==> flow/design.v <==
`timescale 1ns / 1ps
module apb_master(
    input pclk, presetn, pready, pslverr, 
    input [31:0] prdata,wdata,addr,
    input start,write,
    input [3:0] strb,
    input [2:0] prot,
    output reg psel,penable,pwrite,
    output reg [31:0] paddr,pwdata,
    output reg [3:0] pstrb,
    output reg [2:0] pprot,
    output reg done,error,
    output reg [31:0] rdata
    );
    parameter idle=2'b00,
              setup=2'b01,
              access=2'b10;
    reg [1:0] state, next;  
    always @(posedge pclk, negedge presetn) 
    begin
        if(!presetn) state<=idle;
        else state<=next;
    end 
    always @(*) begin
        case(state)
        idle: next = start?setup:idle;
        setup: next = access;
        access: next=pready?idle:access;
        default: next=idle;
    endcase    
    end 
    always @(posedge pclk,negedge presetn)
    begin
        if(!presetn) begin
        psel<=0;
        penable<=0;
        done<=0;
        error<=0;
        paddr <= 0;
        pwrite <= 0;
        pwdata <= 0;
        pstrb <= 0;
        pprot <= 0;
        rdata <= 0;
        end else begin
        case(state)
        idle: begin
            done<=0;
            error<=0;
            psel<=0;
            penable<=0;
        end
        setup: begin
            psel<=1;
            penable<=0;
            paddr<=addr;
            pwrite<=write;
            pwdata<=wdata;
            pstrb<=strb;
            pprot<=prot;
        end
        access: begin
            penable<=1;
            if(pready) begin
                done<=1;
                error<=pslverr;
                if(!write) rdata<=prdata;
            end
        end
    endcase
    end
    end      
endmodule
`timescale 1ns / 1ps
module apb_slave #(
    parameter base_addr = 32'h0000_0000
)(
    input         pclk,
    input         presetn,
    input         psel,
    input         penable,
    input         pwrite,
    input  [31:0] paddr,
    input  [31:0] pwdata,
    input  [3:0]  pstrb,
    input  [2:0]  pprot,
    output reg [31:0] prdata,
    output reg        pready,
    output reg        pslverr
);
    reg [31:0] regfile [0:3];
    wire [1:0] reg_sel    = paddr[3:2];
    wire       addr_valid = (paddr[31:4] == base_addr[31:4]);
    always @(posedge pclk or negedge presetn) begin
        if (!presetn) begin
            pready <= 0;
        end else begin
            pready <= (psel && penable);  
        end
    end
    always @(posedge pclk or negedge presetn) begin
        if (!presetn) begin
            pslverr <= 0;
        end else if (psel && penable) begin
            pslverr <= ~addr_valid;
        end else begin
            pslverr <= 0;
        end
    end
    always @(posedge pclk or negedge presetn) begin
        if (!presetn) begin
            regfile[0] <= 0;
            regfile[1] <= 0;
            regfile[2] <= 0;
            regfile[3] <= 0;
        end else if (psel && penable && pwrite && addr_valid) begin
            if (pstrb[0]) regfile[reg_sel][7:0]   <= pwdata[7:0];
            if (pstrb[1]) regfile[reg_sel][15:8]  <= pwdata[15:8];
            if (pstrb[2]) regfile[reg_sel][23:16] <= pwdata[23:16];
            if (pstrb[3]) regfile[reg_sel][31:24] <= pwdata[31:24];
        end
    end
    always @(posedge pclk or negedge presetn) begin
        if (!presetn) begin
            prdata <= 0;
        end else if (psel && penable && !pwrite && addr_valid) begin
            prdata <= regfile[reg_sel];
        end
    end
endmodule
`timescale 1ns / 1ps
module apb_top(
    input        pclk,
    input        presetn,
    input        start,
    input        write,
    input [31:0] addr,
    input [31:0] wdata,
    input [3:0]  strb,
    input [2:0]  prot,
    output [31:0] rdata,
    output        done,
    output        error
);
    wire        psel;
    wire        penable;
    wire        pwrite;
    wire [31:0] paddr;
    wire [31:0] pwdata;
    wire [3:0]  pstrb;
    wire [2:0]  pprot;
    wire [31:0] prdata_int;
    wire        pready_int;
    wire        pslverr_int;
    wire psel0 = psel && (paddr[31:12] == 20'h00000);   
    wire psel1 = psel && (paddr[31:12] == 20'h0001);   
    wire [31:0] prdata0;
    wire        pready0;
    wire        pslverr0;
    wire [31:0] prdata1;
    wire        pready1;
    wire        pslverr1;
    assign prdata_int = psel0 ? prdata0
                      : psel1 ? prdata1
                      : 32'h0000_0000;
    assign pready_int = psel0 ? pready0
                      : psel1 ? pready1
                      : penable;
    assign pslverr_int= psel0 ? pslverr0
                      : psel1 ? pslverr1
                      : 1'b1;
    apb_master master (
        .pclk    (pclk),
        .presetn (presetn),
        .start   (start),
        .write   (write),
        .addr    (addr),
        .wdata   (wdata),
        .strb    (strb),
        .prot    (prot),
        .psel    (psel),
        .penable (penable),
        .pwrite  (pwrite),
        .paddr   (paddr),
        .pwdata  (pwdata),
        .pstrb   (pstrb),
        .pprot   (pprot),
        .done    (done),
        .error   (error),
        .rdata   (rdata),
        .prdata  (prdata_int),
        .pready  (pready_int),
        .pslverr (pslverr_int)
    );
    apb_slave #(.base_addr(32'h0000_0000)) slave0 (
        .pclk    (pclk),
        .presetn (presetn),
        .psel    (psel0),
        .penable (penable),
        .pwrite  (pwrite),
        .paddr   (paddr),
        .pwdata  (pwdata),
        .pstrb   (pstrb),
        .pprot   (pprot),
        .prdata  (prdata0),
        .pready  (pready0),
        .pslverr (pslverr0)
    );
    apb_slave #(.base_addr(32'h0000_1000)) slave1 (
        .pclk    (pclk),
        .presetn (presetn),
        .psel    (psel1),
        .penable (penable),
        .pwrite  (pwrite),
        .paddr   (paddr),
        .pwdata  (pwdata),
        .pstrb   (pstrb),
        .pprot   (pprot),
        .prdata  (prdata1),
        .pready  (pready1),
        .pslverr (pslverr1)
    );
endmodule
### From RTL to reports: apb_top

What the tools print for apb_top, step after step.
Line numbers count from 1 in the design file above.
Operators carry their Yosys type and port widths (W data, S select, Z words).
Library cell names are shortened.
A cell with n/a has no value.

| set-up | value |
|---|---|
| top | apb_top |
| clock | pclk |
| standard-cell library | sky130hd |
| corner | tt_025C_1v80 |

### Word-level counts

Counts by Yosys on the flattened word-level netlist (proc, flatten, opt, wreduce). Print and check cells are left out.

| operators by class | value |
|---|---|
| equal/unequal tests | 8 |
| mux-type cells | 19 |
| bitwise logic cells | 3 |
| reduce/logical cells | 55 |

Operators with widths:

| cell | count |
|---|---|
| $pmux W32 S4 | 2 |
| $reduce_and A3 Y1 | 33 |
| $mux W32 | 2 |
| $eq A28 B9 Y1 const B | 1 |
| $logic_not A28 Y1 | 1 |
| $eq A20 B1 Y1 const B | 1 |
| $logic_not A20 Y1 | 1 |
| $logic_and A1 B1 Y1 | 12 |
| $mux W1 | 9 |
| $pmux W1 S2 | 4 |
| $eq A2 B2 Y1 const B | 3 |
| $reduce_bool A2 Y1 | 3 |
| $pmux W2 S3 | 1 |
| $eq A2 B1 Y1 const B | 2 |
| $logic_not A2 Y1 | 2 |
| $not A1 Y1 | 3 |
| $ne A2 B2 Y1 const B | 1 |
| $reduce_and A2 Y1 | 1 |
| $reduce_or A2 Y1 | 1 |
| $mux W2 | 1 |
| $logic_not A1 Y1 | 1 |

| bit counts | value |
|---|---|
| register bits after elaboration | 431 |
| cells after elaboration | 133 |

### Longest topological paths

Longest topological path by Yosys (ltp), each cell counted once; first at word level (registers and memories cut), then after technology mapping (sequential cells cut; the memories' decode and read muxes count).

| depth | value |
|---|---|
| word-level depth | 6 |
| ABC_AREA | 1 |
| mapped depth | 12 |
| depth with buffers taken out | 11 |

### After synthesis

Yosys stat after the flow's synthesis: flattened, memories mapped to cells. It holds for the ABC_AREA given above (unset counts as 0); a run with the other value may have another netlist.
The area totals of this step are shown rounded.

Cell types:

| cell type | count |
|---|---|
| dfrtp_1 | 429 |
| nand2_1 | 835 |
| o21ai_0 | 200 |
| a221oi_1 | 50 |
| inv_1 | 77 |
| o21ai_1 | 55 |
| a22o_1 | 31 |
| a22oi_1 | 32 |
| nand2_4 | 20 |
| clkbuf_1 | 59 |
| o21ai_2 | 25 |
| buf_6 | 17 |
| nor2_1 | 41 |
| nor2_4 | 11 |
| nand3_1 | 23 |
| a21oi_1 | 15 |
| nand4_1 | 5 |
| dfstp_2 | 1 |

Other cell types: 15; their cells: 27.

| synthesis totals | value |
|---|---|
| standard cells after synthesis | 1953 |
| cell area after synthesis | 18000 um2 |
| sequential part of the area | 11000 um2 |
| flip-flops | 430 |
| buffers | 82 |

### Timing after synthesis

OpenSTA on the mapped netlist: ideal clock, no wires. The path of least setup slack (recovery checks aside). Input and output delay are each 20% of the period. Register names are those of the netlist, which keeps one name where synthesis merged equal registers.

| path post-synthesis | value |
|---|---|
| path kind | reg-to-reg |
| start point | register master.paddr[7] |
| end point | register slave1.regfile[1][21] |
| clock period | 4000 ps |
| library setup time | 119 ps |
| time at the first pin | 0 ps |
| arrival | 1866 ps |
| required time | 3881 ps |
| setup slack | 2014 ps |
| path delay | 1985 ps |
| stages on the path | 11 |
| period reached after synthesis | 1986 ps |

"path delay" = arrival - input delay + setup time.
"stages on the path" counts driving pins, that of a launching flip-flop among them; a cell with two outputs on the path counts twice.
"period reached after synthesis" = period - worst setup slack (recovery checks aside). The figure is calculated, with input and output delays left at 20% of the set period.
The rows between start and end are the longest chain of elaborated cells between them; the timing report does not say that the signal goes this way. Where chains are equally long, one stands for them.
Each line given opens the expression or statement behind the cell; cells for indexed reads and writes are added by Yosys, which also makes memories of some case tables.

| on the way, post-synthesis | value |
|---|---|
| cell sequence | dfrtp_1 > inv_1 > nand3_1 > nor3_1 > nand3_2 > nor3_4 > buf_12 > nand2_4 > buf_6 > nand2_1 > o21ai_2 |
| cells in the longest elaborated chain | 3 |

Ends and longest elaborated chain, post-synthesis:

| what | RTL line | source |
|---|---|---|
| from (decl) | 9 | `output reg [31:0] paddr,pwdata,` |
| from (assign) | 39 | `paddr <= 0;` |
| from (assign) | 56 | `paddr<=addr;` |
| $eq A28 B9 Y1 | 93 | `wire       addr_valid = (paddr[31:4] == base_addr[31:4]);` |
| $logic_and A1 B1 Y1 | 116 | `end else if (psel && penable && pwrite && addr_valid) begin` |
| $reduce_and A3 Y1 | n/a |  |
| to (assign) | 113 | `regfile[1] <= 0;` |
| to (assign) | 119 | `if (pstrb[2]) regfile[reg_sel][23:16] <= pwdata[23:16];` |
| to (decl) | 91 | `reg [31:0] regfile [0:3];` |

### Worst path after layout

From the final timing report of flow run 1: the path of least setup slack in the routed layout; clock arrival at registers is part of the times.
The report prints the path's times to 10 ps; the period is as set.

| path post-layout | value |
|---|---|
| path kind | reg-to-reg |
| start point | register master.paddr[28] |
| end point | register slave1.regfile[3][29] |
| clock period | 4000 ps |
| library setup time | 70 ps |
| time at the first pin | 560 ps |
| arrival | 3250 ps |
| required time | 4490 ps |
| setup slack | 1240 ps |
| stages on the path | 11 |

The rows between start and end are the longest chain of elaborated cells between them; the timing report does not say that the signal goes this way. Where chains are equally long, one stands for them.

| on the way, post-layout | value |
|---|---|
| cell sequence | dfrtp_1 > inv_1 > nand2_1 > nor2_1 > nand2_2 > nor2_4 > nand2_2 > nor3_4 > buf_4 > nand2_1 > o21ai_0 |
| cells in the longest elaborated chain | 6 |

Ends and longest elaborated chain, post-layout:

| what | RTL line | source |
|---|---|---|
| from (decl) | 9 | `output reg [31:0] paddr,pwdata,` |
| from (assign) | 39 | `paddr <= 0;` |
| from (assign) | 56 | `paddr<=addr;` |
| $eq A20 B1 Y1 | 156 | `wire psel1 = psel && (paddr[31:12] == 20'h0001);` |
| $logic_and A1 B1 Y1 | 156 |  |
| $logic_and A1 B1 Y1 (3 in a row) | 116 | `end else if (psel && penable && pwrite && addr_valid) begin` |
| $reduce_and A3 Y1 | n/a |  |
| to (assign) | 115 | `regfile[3] <= 0;` |
| to (assign) | 120 | `if (pstrb[3]) regfile[reg_sel][31:24] <= pwdata[31:24];` |
| to (decl) | 91 | `reg [31:0] regfile [0:3];` |

Subject: flow runs of apb_top

Hi,

Measured data: module apb_top, platform sky130hd, 3 stored runs of the flow under differing settings, order arbitrary. Input and output delays are each 20% of the period that was set; the output load is 0.01 pF.
"period achieved": clock period set for the run, less the worst setup slack. It is reckoned from that one timing run; input and output delays stay at 20% of the period that was set.
By "allowed time less slack (worst setup path)" is meant the share of the clock period that the worst setup path is allowed (20% is reserved at inputs, 20% at outputs), minus its slack. Clock arrival times at its registers enter into it.
"allowed time less slack (worst setup path)" is known to 10 ps.
Values from the reports are rounded here.
A setting shown as n/a is not set for that run.

| run | ABC_AREA | CORE_UTILIZATION | CTS_CLUSTER_DIAMETER | CTS_CLUSTER_SIZE | HOLD_SLACK_MARGIN | MIN_ROUTING_LAYER | SETUP_SLACK_MARGIN | period_ns | CAP_MARGIN | CORE_MARGIN | SLEW_MARGIN | CELL_PAD_IN_SITES_DETAIL_PLACEMENT | setup slack of the critical path (ps) | period achieved (ps) | utilization after routing (%) | allowed time less slack (worst setup path) (ps) | class of the worst setup path | area inside the die boundary (um2) | area of the synthesized netlist (um2) |
|---|---|---|---|---|---|---|---|---|---|---|---|---|---|---|---|---|---|---|---|
| flow run 1 | 1 | 40 | 201 | 68 | 0.06 | met1 | 1.01 | 4.0 | 20 | 2 | 20 | n/a | 1200 | 2761 | 45 | 2760 | reg-to-reg | 47000 | 18000 |
| flow run 2 | n/a | 46 | n/a | n/a | n/a | n/a | n/a | 3.0 | 20 | 2 | 20 | n/a | 320 | 2677 | 55 | 2680 | reg-to-reg | 43000 | 19000 |
| flow run 3 | 0 | 40 | 293 | 52 | 0.12 | met1 | 1.01 | 4.0 | 5 | 10 | 0 | 2 | 1100 | 2929 | 45 | 2930 | reg-to-reg | 56000 | 19000 |

Regards
